==> flow/design.v <==
`timescale 1ns / 1ps
module Scrambler(
    input wire Clk,
    input wire Reset,
	 input wire En,
    input MAC_Data,
    output wire Scrambled_data
    );
	 reg [6:0] seed;              
	 wire Xored_seed = seed[3] ^ seed [6];
	 assign Scrambled_data = Xored_seed ^ MAC_Data;	
	 always@ (posedge Clk)begin
		if (Reset || ~En) begin
			seed <= 7'b1111111; 			 
		end
		else if (En)begin
			seed <= {seed[5:0] , Xored_seed};
		end
	 end
endmodule
`timescale 1ns / 1ps
module Scrambler_control(
    input wire Clk,
    input wire MAC_Data,
    input wire Reset,
	 input wire En,
    output reg Out
    );
	 wire Scrambled_data;
	 reg start_scramble ;
	 reg [6:0] Preamble_signal_length;
	 reg [11:0] FIFO;
	 Scrambler scrambler (
    .Clk(Clk), 
    .Reset(Reset), 
    .En(start_scramble), 
    .MAC_Data(FIFO[0]), 
    .Scrambled_data(Scrambled_data)
    );
	 always@(posedge Clk) begin
		 if (~En || Reset ) begin
			Out <= 1'b0;	 
			Preamble_signal_length <= 7'b0;
			start_scramble <= 1'b0;
			FIFO <= 12'b0; 
		 end
		 else if ( Preamble_signal_length < 7'd12 )begin
			Out <= 1'b1;
			FIFO[Preamble_signal_length] <= MAC_Data;
			Preamble_signal_length <= Preamble_signal_length + 1'b1;
		 end
		 else if ( Preamble_signal_length < 7'd36 ) begin
			Out <= FIFO[0];
			FIFO <= {MAC_Data,FIFO[11:1]};
			Preamble_signal_length <= Preamble_signal_length + 1'b1; 
		 end
		 else if ( Preamble_signal_length < 7'd84 ) begin
			start_scramble <= 1'b1;	 
			Out <= Scrambled_data;
			FIFO <={MAC_Data,FIFO[11:1]};
			Preamble_signal_length <= Preamble_signal_length + 1'b1; 
		 end 
		 else begin 
			Out <= 1'b0;
			FIFO <= 12'b0;	 
		 end
	 end
endmodule
`timescale 1ns / 1ps
module Encoder(
    input wire Data,
    input wire Clk,
    input wire Reset,
	 input wire EN,
    output wire Out
    );
	 parameter datalen = 48;
	 parameter indexsize = $clog2(2*datalen); 
	 parameter FIFOsize =100;
	 reg [FIFOsize:1] FIFO,NextFIFO;  
	 reg [6:1] shift;
	 reg [indexsize:1] in_index;
    always@ (Data , FIFO , shift , in_index)begin	
			NextFIFO = FIFO >> 1;
			if (in_index >= 1 && in_index <= FIFOsize)
				NextFIFO[in_index] = (Data ^ shift[1] ^ shift[2] ^ shift[4] ^ shift[5 ]);
			if (in_index+1 <= FIFOsize)
				NextFIFO[in_index+1] = (Data ^ shift[1] ^ shift[4] ^ shift[5] ^ shift[6]);
	 end
	 always@ (posedge Clk)begin
		if(Reset == 1'b1 || ~EN)begin
			shift <= 6'b0;  
			FIFO <= {FIFOsize{1'b0}};
			in_index <= {indexsize{1'b0}};
		end
		else begin
			FIFO <= NextFIFO;
			in_index <= in_index + 1'b1;
			shift <= {Data,shift[6:2]};
		end
	 end
	 assign Out = FIFO[1];
endmodule
`timescale 1ns / 1ps
module convencoder_control(
    input Clk,
    input Reset,
    input En,
	 input Data,
    output kout
    );
	 wire encoded_data;
	 reg start_endcode ;
	 reg [5:0] Signal_length;
	 reg [3:0] Preamble_detection;
	 reg [8:0] Data_lenght;
	 wire enable;
	 Encoder conv (
    .Data(Data), 
    .Clk(Clk), 
    .Reset(Reset), 
    .EN(start_endcode), 
    .Out(encoded_data));
	 always@ (posedge Clk)begin
		if (Reset || ~En)begin 
			start_endcode <= 1'b0;
			Preamble_detection <= 4'b0;
			Signal_length <= 6'b0;
		   Data_lenght <= 9'b0;
		end
		else if (Preamble_detection < 4'd12 && Preamble_detection != 12 )begin
			if (Data)begin
				Preamble_detection <= Preamble_detection + 1'b1;
			end
			else begin
				Preamble_detection <= 4'b0;
				end
		end
		else if (Signal_length < 5'd24) begin
			Signal_length <=  Signal_length + 1'b1;
		end	
		else if(Data_lenght < 96 ) begin
			start_endcode <=1;
			Data_lenght <= Data_lenght + 1'b1;
		end
		else
			start_endcode <=0;
	 end
	 assign enable = (Signal_length == 24)? 1'b1: 1'b0;
	 assign kout = (Reset || ~En)? 1'b0 :
						(Preamble_detection < 4'd12)?((Data)?1'b1:1'b0):
						(Signal_length < 5'd24)? Data:
						(Data_lenght < 96)?encoded_data:1'b0;
endmodule
`timescale 1ns / 1ps
module interleaver(
	 input wire Clk,
	 input wire Data,
	 input wire Reset,
	 input wire EN,
	 input wire [11:0] Size,
	 output wire Out
	 );
	 parameter Ncbps = 48;
	 parameter Nbpsc = 1;
	 parameter coding_rate = 1/2;
	 parameter OFDM_symbol = 1/2;
	 reg [96:1] in_data;			 
	 wire [2:0] sym_size;		 
	 wire [8:0] index;			 
	 reg [7:0] counter;			 
	 reg [6:0] index_out;		 
	 wire [1:0] s;					 
	 reg [6:0]temp_k;				 
	 reg [6:0]temp_x;				 
	 reg [6:0]temp_i;				 
	 integer j;
	 assign s = (Nbpsc/2 > 1)?Nbpsc/2:1;     
	 assign sym_size = (counter < 95)? 2'd0:   
							 (counter < 143)? 2'd1:
							 (counter < 191)? 2'd2:2'd3;
	 always@ (posedge Clk) begin
		if (~EN || Reset)begin															 
			in_data <= 96'b0;
			counter <= 8'b0;
			index_out <= 7'b0;
			temp_k <= 7'b0;
		end
		else if(counter < 192) begin			 
			if (counter < 96)												 
				in_data[counter+1] <= Data;													 
			if(counter >= 47)
				index_out <= index_out + 1'b1;  
			else
				temp_k <= temp_k + 1'b1;  													  
			counter <= counter + 1'b1;
		end	
		else
			counter <= 8'd200; 																 
	 end  
	 assign index = lut(index_out-48*sym_size) + 48*sym_size +1; 	 
	 assign Out = (counter < 40) ? 1'b0:												 
					  (counter < 143)? in_data[index] : 1'b0;
	 function [6:0] lut;
		input [6:0] a;
		reg [6:0] f_i;
		reg [6:0] f_x;
		begin
			f_i = (Ncbps>>4)*(a[3:0])+(a>>4);
			f_x = (s == 1)? 1'b0:(f_i+Ncbps-((86*Ncbps)/256));
			lut = (a < 48) ? s*(f_i>>(s-1))+f_x : 7'd0;
		end
	 endfunction
endmodule
`timescale 1ns / 1ps
module control_interleaver(
    input Clk,
    input Reset,
    input En,
	 input Data,
    output reg Out
    );
	 wire interleaved_data ;
	 reg start_Interleaver ;
	 reg [5:0] Signal_length;
	 reg [3:0] Preamble_detection;
	 reg [8:0] Data_lenght;
	 reg [8:0] counter;
	 wire enable;
	 reg [35:0] shiftreg; 
	 wire [11:0] size;
	 assign size = 96;
	 reg [5:0] out_index;
	interleaver interleaver (
    .Clk(Clk), 
    .Data(Data), 
    .Reset(Reset), 
    .EN(start_Interleaver), 
    .Size(size), 
    .Out(interleaved_data)
    );
	 always@ (posedge Clk)begin
		if (Reset || ~En)begin 
			start_Interleaver <= 1'b0;
			Preamble_detection <= 4'b0;
			Signal_length <= 6'b0;
		   Data_lenght <= 9'b0;
			counter <= 9'b0;
			shiftreg <= 36'b0;
			Out <= 1'b0;
			out_index <= 6'b0;
		end
		else if (Preamble_detection < 4'd12 )begin
			if (Data)begin
				Preamble_detection <= Preamble_detection + 1'b1;
				Out <= 1'b0;
				shiftreg[Preamble_detection] <= 1'b1;
			end
			else begin
				Preamble_detection <= 4'b0;
				Out <= 1'b0;
				shiftreg[Preamble_detection] <= 1'b0;
				end
		end
		else if (Signal_length < 5'd24) begin
			Signal_length <=  Signal_length + 1'b1;
			shiftreg[Preamble_detection + Signal_length] <= Data;
			if (Signal_length > 5'd1)begin
				Out <= shiftreg[out_index];
				out_index <= out_index + 1'b1;
			end
		end	
		else if (Data_lenght < 9'd96 && counter < 14)begin
			counter <= counter + 1'b1;
			start_Interleaver <=1;
			Out <= shiftreg[out_index];
			out_index <= out_index + 1'b1;
		end
		else if(Data_lenght < 9'd96 && counter < 192 ) begin
			Out <= interleaved_data ;
			start_Interleaver <=1;
			Data_lenght <= Data_lenght + 1'b1;
		end
		else
			Out <= 1'b0;
	 end
	 assign enable = (Signal_length == 24)? 1'b1: 1'b0;
endmodule
`timescale 1ns / 1ps
module deinterleaver(
	 input wire Clk,
	 input wire Data,
	 input wire Reset,
	 input wire EN,
	 input wire [11:0] Size,
	 output wire Out
	 );
	 parameter Ncbps = 48;
	 parameter Nbpsc = 1;
	 parameter x = 16/Ncbps;
	 reg [96:1] in_data;
	 wire [2:0] sym_size;
	 wire [8:0] index;
	 reg [7:0] counter;
	 reg [6:0] k;
	 reg [6:0] index_out;
	 wire [1:0] s;
	 reg [6:0]temp_k;
	 reg [6:0]temp_x;
	 reg [6:0]temp_i;
	 integer j;
	 assign s = (Nbpsc/2 > 1)?Nbpsc/2:1;     
	 assign sym_size = (counter < 95)? 2'd0:
							 (counter < 143)? 2'd1:
							 (counter < 191)? 2'd2:2'd3;
	 always@ (posedge Clk) begin
		if (~EN || Reset)begin
			in_data <= 96'b0;
			counter <= 8'b0;
			index_out <= 7'b0;
			temp_k <= 7'b0;
		end
		else if(counter < 192) begin
			if (counter < 96)												 
				in_data[counter+1] <= Data;
			if(counter >= 47)
				index_out <= index_out + 1'b1;
			else
				temp_k <= temp_k + 1'b1; 
			counter <= counter + 1'b1;
		end	
		else
			counter <= 8'd200;
	 end  
	 assign index = (counter < 160)? lut(index_out-48*sym_size) + 48*sym_size +1 : 1'b0; 
	 assign Out = (counter < 40) ? 1'b0:
					  (counter < 143)? in_data[index] : 1'b0;
	 function [6:0] lut;
		input [6:0] a;
		begin
			lut = (a < 48) ? 16*a - (Ncbps-1)*((a*86)/256) : 7'd0;
		end
	 endfunction
endmodule
`timescale 1ns / 1ps
module control_deinterleaver(
    input Clk,
    input Reset,
    input En,
	 input Data,
    output reg Out
    );
	 wire deinterleaved_data ;
	 reg start_Denterleaver ;
	 reg [5:0] Signal_length;
	 reg [3:0] Preamble_detection;
	 reg [8:0] Data_lenght;
	 reg [8:0] counter;
	 wire enable;
	 reg [35:0] shiftreg; 
	 wire [11:0] size;
	 assign size = 96;
	 reg [5:0] out_index;
	 deinterleaver deinterleaver (
    .Clk(Clk), 
    .Data(Data), 
    .Reset(Reset), 
    .EN(start_Denterleaver), 
    .Size(size), 
    .Out(deinterleaved_data)
    );
	 always@ (posedge Clk)begin
		if (Reset || ~En)begin 
			start_Denterleaver <= 1'b0;
			Preamble_detection <= 4'b0;
			Signal_length <= 6'b0;
		   Data_lenght <= 9'b0;
			counter <= 9'b0;
			shiftreg <= 36'b0;
			Out <= 1'b0;
			out_index <= 6'b0;
		end
		else if (Preamble_detection < 4'd12 )begin
			if (Data)begin
				Preamble_detection <= Preamble_detection + 1'b1;
				Out <= 1'b0;
				shiftreg[Preamble_detection] <= 1'b1;
			end
			else begin
				Preamble_detection <= 4'b0;
				Out <= 1'b0;
				shiftreg[Preamble_detection] <= 1'b0;
				end
		end
		else if (Signal_length < 5'd24) begin
			Signal_length <=  Signal_length + 1'b1;
			shiftreg[Preamble_detection + Signal_length] <= Data;
			end
		else if (Data_lenght < 9'd96 && counter < 48)begin
			counter <= counter + 1'b1;
			start_Denterleaver <=1;
			if (counter > 12)begin
				Out <= shiftreg[out_index];
				out_index <= out_index + 1'b1;
			end
		end
		else if(Data_lenght < 9'd96 && counter < 192 ) begin
			Out <= deinterleaved_data ;
			start_Denterleaver <=1;
			Data_lenght <= Data_lenght + 1'b1;
		end
		else
			Out <= 1'b0;
	 end
	 assign enable = (Signal_length == 24)? 1'b1: 1'b0;
endmodule
`timescale 1ns / 1ps
module Viterbidecoder(
    input wire Data,
    input wire Clk,
	 input wire EN,
    input wire Reset,
    output wire Out
    );
	 parameter in_size = 96;
	 parameter out_sise = 48;
	 reg flag_outputmod;									 
	 reg [47:0] outreg;     							 
	 reg [10:1] counter; 								 
	 reg [in_size-1:0] FIFO;							 
	 reg [6:1] CS,NS;        
	 reg [2:1] out0,out1,cost0,cost1;   			  
	 reg flag;												  
	 always@ (posedge Clk) begin
		if (Reset == 1'b1 || ~EN)	begin
			CS <= 6'b0;
			outreg <=48'b0;
			flag_outputmod <=0;
			counter <= 10'b0;
			FIFO <= {in_size{1'b0}};
			flag <=0;
		end
		else if ( counter < in_size && flag == 0 ) begin
			FIFO[counter] <= Data;
			if (counter == in_size -1)
				flag <=1;
			else	
				counter <= counter + 1'b1;
		end
		else if ( counter < 2*in_size && flag == 1)begin
					if (counter >= in_size && counter < in_size + 48)	 
						outreg[counter-in_size] <= CS[6];
					CS <= NS;
				   FIFO <= FIFO >> 2;
					counter <= counter + 1;
		end
		else if ( counter < (2*in_size+out_sise) && flag == 1) begin
			 flag_outputmod <=1;
			 outreg <= outreg>>1;
		end
	 end
	always@(*) begin
			out0[1] = 1'b0 ^ CS[1] ^ CS[2] ^ CS[4] ^ CS[5];
			out0[2] = 1'b0 ^ CS[1] ^ CS[4] ^ CS[5] ^ CS[6];
			cost0 = (FIFO[1]^out0[1]) + (FIFO[2]^out0[2]);
			out1[1] = 1'b1 ^ CS[1] ^ CS[2] ^ CS[4] ^ CS[5];
			out1[2] = 1'b1 ^ CS[1] ^ CS[4] ^ CS[5] ^ CS[6];
			cost1 = (FIFO[1]^out1[1]) + (FIFO[2]^out1[2]); 
			if(cost0 <= cost1)
				NS = {1'b0,CS[6:2]};
			else
				NS = {1'b1,CS[6:2]};
	end
	 assign Out = outreg[0];
endmodule
`timescale 1ns / 1ps
module viterbicontrol(
    input Clk,
    input Reset,
    input En,
	 input Data,
    output reg Out
    );
	 wire viterbied_data ;
	 reg start_Viterbi ;
	 reg [5:0] Signal_length;
	 reg [3:0] Preamble_detection;
	 reg [8:0] Data_lenght;
	 reg [8:0] counter;
	 wire enable;
	 reg [35:0] shiftreg; 
	 Viterbidecoder Viterbi (
    .Data(Data), 
    .Clk(Clk), 
    .EN(start_Viterbi), 
    .Reset(Reset), 
    .Out(viterbied_data)
    );
	 always@ (posedge Clk)begin
		if (Reset || ~En)begin 
			start_Viterbi <= 1'b0;
			Preamble_detection <= 4'b0;
			Signal_length <= 6'b0;
		   Data_lenght <= 9'b0;
			counter <= 9'b0;
			shiftreg <= 36'b0;
			Out <= 1'b0;
		end
		else if (Preamble_detection < 4'd12 )begin
			if (Data)begin
				Preamble_detection <= Preamble_detection + 1'b1;
				Out <= 1'b0;
				shiftreg[Preamble_detection] <= 1'b1;
			end
			else begin
				Preamble_detection <= 4'b0;
				Out <= 1'b0;
				shiftreg[Preamble_detection] <= 1'b0;
				end
		end
		else if (Signal_length < 5'd24) begin
			Signal_length <=  Signal_length + 1'b1;
			Out <= 1'b0;
			shiftreg[Preamble_detection + Signal_length] <= Data;
		end	
		else if (Data_lenght < 9'd96 && counter < 156)begin
			Out <= 1'b0;
			start_Viterbi <=1;
			Data_lenght <= Data_lenght + 1'b1;
			counter <= counter + 1'b1;
		end
		else if(counter < 156)
			counter <= counter + 1'b1;
		else if (Signal_length == 5'd24 && counter < 192) begin
			Out <= shiftreg[0];
			shiftreg <= shiftreg >> 1 ;
			counter <= counter + 1'b1;
			Data_lenght <= 9'b0;		
		end
		else if(Data_lenght < 9'd96 && counter == 192 ) begin
			Out <= viterbied_data ;
			start_Viterbi <=1;
			Data_lenght <= Data_lenght + 1'b1;
		end
		else
			Out <= 1'b0;
	 end
	 assign enable = (Signal_length == 24)? 1'b1: 1'b0;
endmodule
`timescale 1ns / 1ps
module Descrambler(
    input wire Clk,
    input wire Reset,
    input wire Scrambled_Data,
    input wire En,
    output wire Descrambled_Data
    );
	 reg [2:0] counter_intial_seed;
	 reg [6:0] seed;
	 assign Descrambled_Data = (counter_intial_seed > 7'd6)?Scrambled_Data^seed[6]^seed[3]:1'b0;
	 always@(posedge Clk)begin
		if( ~En || Reset )begin
			seed <= 7'b0;
			counter_intial_seed <= 3'b0;
		end
		else if ( En )begin 
			if (counter_intial_seed < 3'd7)begin
				seed <= {seed[5:0],Scrambled_Data};
				counter_intial_seed <= counter_intial_seed+1;
			end 
			else 
				seed <= { seed[5:0] , seed[6]^seed[3] };
		end
	 end
endmodule
`timescale 1ns / 1ps
module Descrambler_control(
    input Clk,
    input Reset,
    input En,
	 input Data,
    output reg Out
    );
	 wire Descrambled_data;
	 reg start_Descramble ;
	 reg [5:0] Signal_length;
	 reg [3:0] Preamble_detection;
	 reg [6:0] Data_lenght;
	Descrambler descrambler (
		 .Clk(Clk), 
		 .Reset(Reset), 
		 .Scrambled_Data(Data), 
		 .En(start_Descramble), 
		 .Descrambled_Data(Descrambled_data)
		 ); 
	 always@ (posedge Clk)begin
		if (Reset || ~En)begin 
			start_Descramble <= 1'b0;
			Preamble_detection <= 4'b0;
			Signal_length <= 6'b0;
		   Data_lenght <= 7'b0;
			Out <= 1'b0;
		end
		else if (Preamble_detection < 4'd12 )begin
			if (Data)begin
				Preamble_detection <= Preamble_detection + 1'b1;
				Out <= 1'b0;
			end
			else
				Preamble_detection <= 4'b0;
		end
		else if (Signal_length < 5'd24) begin
			Signal_length <=  Signal_length + 1'b1;
			Out <= Data;
		end	
		else if(Data_lenght < 6'd48 ) begin
			Out <= Descrambled_data;
			start_Descramble <=1;
			Data_lenght <= Data_lenght + 1'b1;
		end
		else
			Out <= 1'b0;
	 end
endmodule
`timescale 1ns / 1ps
module Topmodule(
    input wire Clk,
    input wire Data,
    input wire Reset,
    input wire En,
    output reg Out
    );
	 wire Out_scrambler;
	 wire Out_descrambler;
	 wire Out_convendcoder;
	 wire Out_viterbi;
	 wire Out_interleaver;
	 wire Out_deinterleaver;
	 reg [9:0] counter;
	 Scrambler_control Scrambler (
    .Clk(Clk), 
    .MAC_Data(Data), 
    .Reset(Reset), 
    .En(En), 
    .Out(Out_scrambler)
    );
	 convencoder_control convendcoder (
    .Clk(Clk), 
    .Reset(Reset), 
    .En(En), 
    .Data(Out_scrambler), 
    .kout(Out_convendcoder)
    );
	 control_interleaver interleaved (
    .Clk(Clk), 
    .Reset(Reset), 
    .En(En), 
    .Data(Out_convendcoder), 
    .Out(Out_interleaver)
    );
	 control_deinterleaver deinterleaved (
    .Clk(Clk), 
    .Reset(Reset), 
    .En(En), 
    .Data(Out_interleaver), 
    .Out(Out_deinterleaver) 
    );
	 viterbicontrol vit (
    .Data(Out_deinterleaver), 
    .Clk(Clk), 
    .En(En), 
    .Reset(Reset), 
    .Out(Out_viterbi)
    );
	 Descrambler_control Descrambler (
    .Clk(Clk),  
    .Reset(Reset), 
    .En(En), 
    .Data(Out_viterbi), 
    .Out(Out_descrambler)
    );
	always@ (posedge Clk)begin
		if(~En || Reset) begin
			Out <= 1'b0;
			counter <= 10'b0;
		end
		else 
			Out <= Out_descrambler;
	end
endmodule
Step by step through the tools: Topmodule --
Tool output for the design above, in the order of the flow. Lines are those of the file above, counted from 1. Operators: Yosys type, input widths -> output width; for muxes data width and select width s. Library cell names are shortened. Not given: --
Design: design top Topmodule, clock Clk, standard-cell library sky130hd, corner tt_025C_1v80

Word-level counts --
Yosys after proc, flatten, opt, wreduce and memory -nomap, before mapping. Memory bits, and registers merged into a memory's read port (data or address), are not among the register bits. Print and check cells are not counted.
Word-level totals: flip-flop bits (word level) 784, input bits 4
Operators by class: add/sub/neg operators 65, $mul 5, $lt $le $gt $ge 54, eq/ne operators 13, shift operators 30, multiplexer cells 91, bitwise gates (word level) 96, reductions and logical operators 68
Operators by type and width (number):
- $mux 36 | 12
- $or 36x36->36 | 9
- $and 96x96->96 | 3
- $or 96x96->96 | 3
- $not 96->96 | 3
- $shift 1x5->36 const A | 6
- $and 36x36->36 | 6
- $not 36->36 | 6
- $or 100x100->100 | 2
- $not 100->100 | 2
- $mux 100 | 2
- $shift 1x33->96 | 2
- $shift 1x33->96 const A | 2
- $shiftx 96x10->1 | 2
- $mux 96 | 2
- $mux 48 | 3
- $shift 1x7->36 | 3
- $shift 1x7->36 const A | 3
- $shift 1x32->100 | 1
- $shift 1x32->100 const A | 1
- $shift 1x33->100 | 1
- $shift 1x33->100 const A | 1
- $and 100x100->100 | 1
- $and 99x100->100 | 1
- $shift 1x11->96 | 1
- $shift 1x11->96 const A | 1
- $add 9x1->9 const B | 9
- $mul 7x6->13 const B | 1
Not listed: further kinds 91, cells in them 333.

Logic depth --
Longest topological path by Yosys (ltp), each cell counted once; first at word level (registers and memories cut), then after technology mapping (sequential cells cut; the memories' decode and read muxes count).
Depth: depth in word-level cells 19, ABC_AREA 0, mapped depth 47, mapped depth without buffers 46

Mapped cells and area --
Yosys stat after the flow's synthesis: flattened, memories mapped to cells. It holds for the ABC_AREA given above (unset counts as 0); a run with the other value may have another netlist. The area totals of this step are shown rounded.
Synthesis totals: cells in the netlist 5866, mapped area 46330 µm², sequential area 15680 µm², flip-flop cells 783, buffers 431
Cells by type:
- dfxtp_1 | number 783, area in all 1.57E+04 µm²
- nand2_1 | number 779, area in all 2.92E+03 µm²
- a21oi_1 | number 519, area in all 2.6E+03 µm²
- mux2i_1 | number 229, area in all 2.29E+03 µm²
- nor2_1 | number 535, area in all 2.01E+03 µm²
- ha_1 | number 160, area in all 2001.92 µm²
- o21ai_0 | number 400, area in all 2001.92 µm²
- clkbuf_1 | number 372, area in all 1.4E+03 µm²
- nand3_1 | number 248, area in all 1241.19 µm²
- xnor2_1 | number 110, area in all 963.424 µm²
- mux4_2 | number 38, area in all 855.821 µm²
- xor2_1 | number 90, area in all 788.256 µm²
- a31oi_1 | number 122, area in all 763.232 µm²
- nor3_1 | number 130, area in all 650.624 µm²
- nand4_1 | number 103, area in all 644.368 µm²
- mux2_2 | number 57, area in all 641.866 µm²
- a211oi_1 | number 84, area in all 630.605 µm²
- or3_1 | number 87, area in all 544.272 µm²
Not listed: further types 85, cells in them 1020. The figures by module come from a second, unflattened synthesis with its own total; it is not the netlist above.
Unflattened totals: cells (unflattened synthesis) 6110, area total of the unflattened synthesis 49550 µm²
Each row is one instance without its submodules.
By module:
- Viterbidecoder | times used 1, cells 1478, area 10620 µm², sequential area 3203 µm²
- Encoder | times used 1, cells 968, area 7821 µm², sequential area 2262 µm²
- deinterleaver | times used 1, cells 931, area 7691 µm², sequential area 2222 µm²
- interleaver | times used 1, cells 796, area 6750 µm², sequential area 2222 µm²
- viterbicontrol | times used 1, cells 555, area 4427 µm², sequential area 1321 µm²
- control_interleaver | times used 1, cells 475, area 4227 µm², sequential area 1441 µm²
- control_deinterleaver | times used 1, cells 477, area 4218 µm², sequential area 1441 µm²
- Scrambler_control | times used 1, cells 181, area 1428 µm², sequential area 420.4 µm²
- convencoder_control | times used 1, cells 104, area 909.6 µm², sequential area 400.4 µm²
- Descrambler_control | times used 1, cells 93, area 842.1 µm², sequential area 380.4 µm²
- Descrambler | times used 1, cells 33, area 376.6 µm², sequential area 200.2 µm²
- Scrambler | times used 1, cells 17, area 206.4 µm², sequential area 140.1 µm²
- Topmodule | times used 1, cells 2, area 28.8 µm², sequential area 20.0 µm²

Worst setup path after synthesis --
Source: OpenSTA report_checks on the synthesized netlist (no wires, ideal clock, input and output delay 20% of the period each), path of least setup slack; recovery checks are left aside. Register names are those of the netlist, which keeps one name where synthesis merged equal registers.
Timing path after synthesis: kind reg-to-reg, start point register deinterleaved.deinterleaver.counter[0], end point register deinterleaved.Out, period 12000 ps, setup time 116 ps, launch time at the first pin 0 ps, data arrival time 9663 ps, data required time 11884 ps, slack 2220 ps, delay of the path 9779 ps, stages on the path 45, path buffers 0, synthesis period reached 9780 ps
"delay of the path" = arrival - input delay + setup time. "stages on the path": output pins that drive a net of the path, with the launching flip-flop's if there is one; two outputs of one cell count as two. "synthesis period reached" = period - worst setup slack (recovery checks aside). The figure is calculated, with input and output delays left at 20% of the set period. Between the ends stands the longest chain of elaborated cells between them, by number of cells; it is not shown to be the way that was timed. Of several equally long chains one is given. Each line given opens the expression or statement behind the cell; cells for indexed reads and writes are added by Yosys, which also makes memories of some case tables. A register here has more assigning lines than the two given.
On the way, after synthesis: cell sequence dfxtp_1 ha_1 and3_1 nand3_1 and3_1 ha_1 inv_1 fa_1 xor3_2 ha_1 inv_1 fa_1 inv_1 fa_1 ha_1 or3_1 o221ai_1 nor2b_1 [... 9 more ...] inv_1 fa_1 inv_1 fa_1 inv_1 ha_1 xor2_1 nor2_1 ha_1 nand2b_1 nor4_1 nand3b_1 and3_1 o21ai_1 xor2_1 nand3_1 a211o_1 a41o_1, length of the longest elaborated chain 19, elaborated cells on any way between the ends 24, those cells by class add/sub: 5; mul: 3; compare: 6; shift: 1; mux: 9
RTL lines, path after synthesis:
- start: declaration | RTL line 304 | reg [7:0] counter;
- start: assignment | RTL line 319 | counter <= 8'b0;
- start: assignment | RTL line 330 | counter <= counter + 1'b1;
- $lt 8x8->1 | RTL line 315 | (counter < 191)? 2'd2:2'd3;
- $mux 1 | RTL line 315
- $mux 2 | RTL line 314 | (counter < 143)? 2'd1:
- $mux 2 | RTL line 313 | assign sym_size = (counter < 95)? 2'd0:
- $mul 2x2->4 | RTL line 335 | assign index = (counter < 160)? lut(index_out-48*sym_size) + 48*sym_size +1 : 1'b0;
- $sub 7x7->7 | RTL line 335
- $mul 7x6->13 | RTL line 341 | lut = (a < 48) ? 16*a - (Ncbps-1)*((a*86)/256) : 7'd0;
- [... 5 more ...]
- $mux 9 | RTL line 335
- $sub 9x1->10
- $shiftx 96x10->1 | RTL line 337 | (counter < 143)? in_data[index] : 1'b0;
- $mux 1 | RTL line 337
- $mux 1 | RTL line 336 | assign Out = (counter < 40) ? 1'b0:
- $mux 1 | RTL line 407 | else if(Data_lenght < 9'd96 && counter < 192 ) begin
- $mux 1 | RTL line 399 | else if (Data_lenght < 9'd96 && counter < 48)begin
- end: assignment | RTL line 403 | Out <= shiftreg[out_index];
- end: assignment | RTL line 408 | Out <= deinterleaved_data ;
- end: declaration | RTL line 351 | output reg Out

Timing after layout --
From the final timing report of flow run A: the path of least setup slack in the routed layout; clock arrival at registers is part of the times. The report prints the path's times to 10 ps; the period is as set.
Timing path after layout: kind reg-to-reg, start point register deinterleaved.deinterleaver.counter[1], end point register deinterleaved.Out, period 11200 ps, setup time 100 ps, launch time at the first pin 670 ps, data arrival time 10300 ps, data required time 11770 ps, slack 1470 ps, stages on the path 45, path buffers 0
Between the ends stands the longest chain of elaborated cells between them, by number of cells; it is not shown to be the way that was timed. Of several equally long chains one is given. A register here has more assigning lines than the two given.
On the way, after layout: cell sequence dfxtp_2 ha_4 and3_4 nand3_1 and3_1 ha_1 inv_1 fa_1 xor3_2 ha_1 inv_1 fa_1 inv_1 fa_1 ha_2 or3_1 o221ai_2 nor2b_4 [... 9 more ...] inv_1 fa_1 inv_1 fa_1 inv_1 ha_4 xor2_1 nor2_1 ha_1 nand2b_1 nor4_4 nand3b_1 and3_1 o21ai_2 xor2_2 nand3_1 a211o_1 a41o_1, length of the longest elaborated chain 19, elaborated cells on any way between the ends 24, those cells by class add/sub: 5; mul: 3; compare: 6; shift: 1; mux: 9
RTL lines, path after layout:
- start: declaration | RTL line 304 | reg [7:0] counter;
- start: assignment | RTL line 319 | counter <= 8'b0;
- start: assignment | RTL line 330 | counter <= counter + 1'b1;
- $lt 8x8->1 | RTL line 315 | (counter < 191)? 2'd2:2'd3;
- $mux 1 | RTL line 315
- $mux 2 | RTL line 314 | (counter < 143)? 2'd1:
- $mux 2 | RTL line 313 | assign sym_size = (counter < 95)? 2'd0:
- $mul 2x2->4 | RTL line 335 | assign index = (counter < 160)? lut(index_out-48*sym_size) + 48*sym_size +1 : 1'b0;
- $sub 7x7->7 | RTL line 335
- $mul 7x6->13 | RTL line 341 | lut = (a < 48) ? 16*a - (Ncbps-1)*((a*86)/256) : 7'd0;
- [... 5 more ...]
- $mux 9 | RTL line 335
- $sub 9x1->10
- $shiftx 96x10->1 | RTL line 337 | (counter < 143)? in_data[index] : 1'b0;
- $mux 1 | RTL line 337
- $mux 1 | RTL line 336 | assign Out = (counter < 40) ? 1'b0:
- $mux 1 | RTL line 407 | else if(Data_lenght < 9'd96 && counter < 192 ) begin
- $mux 1 | RTL line 399 | else if (Data_lenght < 9'd96 && counter < 48)begin
- end: assignment | RTL line 403 | Out <= shiftreg[out_index];
- end: assignment | RTL line 408 | Out <= deinterleaved_data ;
- end: declaration | RTL line 351 | output reg Out

## Implementation results

Below are 2 stored runs of the flow (Yosys, OpenROAD; platform sky130hd) on Topmodule, each with its settings and what was measured, unordered. Constraints: input delay and output delay 20% of the set period each, output load 0.01 pF.
"achieved period" = clock period - worst setup slack. The figure is calculated, with input and output delays left at 20% of the set period.
"worst path time": the worst setup path's part of the clock period (all of it between registers, 20% less for each end at a port) less its slack. A launch clock that arrives late makes it longer, a capture clock that arrives late makes it shorter.
"overall power": no workload was simulated; the value follows from the tool's default switching activity.
"worst path time" is known to 10 ps.
Results are given in rounded form.

[flow run A] flow files
==> flow/run.sh <==
#!/bin/bash
# the make line also repeats the synthesis and layout settings of config.mk as NAME=value (left out here)
make -C /OpenROAD-flow-scripts/flow DESIGN_CONFIG=/design/flow/config.mk WORK_HOME=/design/flow/orfs CLKGATE_MAP_FILE= finish
==> flow/config.mk <==
export PLATFORM = sky130hd
export DESIGN_NAME = Topmodule
export DESIGN_NICKNAME = Topmodule
export VERILOG_FILES = /design/flow/design.v
export SDC_FILE = /design/flow/constraint.sdc
export NUM_CORES = 4
export LEC_CHECK = 0
export CAP_MARGIN = 20
export CORE_MARGIN = 2
export CORE_UTILIZATION = 40
export SETUP_SLACK_MARGIN = 0.91
export SLEW_MARGIN = 20
==> flow/constraint.sdc <==
create_clock -name core_clock -period 11.2 [get_ports {Clk}]
set_input_delay 2.2400 -clock core_clock [delete_from_list [all_inputs] [get_ports {Clk}]]
set_output_delay 2.2400 -clock core_clock [all_outputs]
set_load 0.01 [all_outputs]

[flow run A] result: mapped cell area after synthesis 46330 µm²; area of the standard cells in the finished layout 50590 µm²; worst path time 9730 ps; worst setup path kind reg-to-reg; area of the die 118600 µm²; overall power 0.005958 W; total negative slack 0 ps; post-layout utilization 0.441; worst hold slack after layout 407 ps; smallest setup slack 1471 ps; achieved period 9729 ps

[flow run B] flow files
==> flow/run.sh <==
#!/bin/bash
# the make line also repeats the synthesis and layout settings of config.mk as NAME=value (left out here)
make -C /OpenROAD-flow-scripts/flow DESIGN_CONFIG=/design/flow/config.mk WORK_HOME=/design/flow/orfs CLKGATE_MAP_FILE= finish
==> flow/config.mk <==
export PLATFORM = sky130hd
export DESIGN_NAME = Topmodule
export DESIGN_NICKNAME = Topmodule
export VERILOG_FILES = /design/flow/design.v
export SDC_FILE = /design/flow/constraint.sdc
export NUM_CORES = 4
export LEC_CHECK = 0
export CAP_MARGIN = 20
export CORE_MARGIN = 2
export CORE_UTILIZATION = 40
export SLEW_MARGIN = 20
==> flow/constraint.sdc <==
create_clock -name core_clock -period 11.2 [get_ports {Clk}]
set_input_delay 2.2400 -clock core_clock [delete_from_list [all_inputs] [get_ports {Clk}]]
set_output_delay 2.2400 -clock core_clock [all_outputs]
set_load 0.01 [all_outputs]

[flow run B] result: mapped cell area after synthesis 46330 µm²; area of the standard cells in the finished layout 50440 µm²; worst path time 10440 ps; worst setup path kind reg-to-reg; area of the die 118600 µm²; overall power 0.005959 W; total negative slack 0 ps; post-layout utilization 0.44; worst hold slack after layout 407 ps; smallest setup slack 758 ps; achieved period 10442 ps
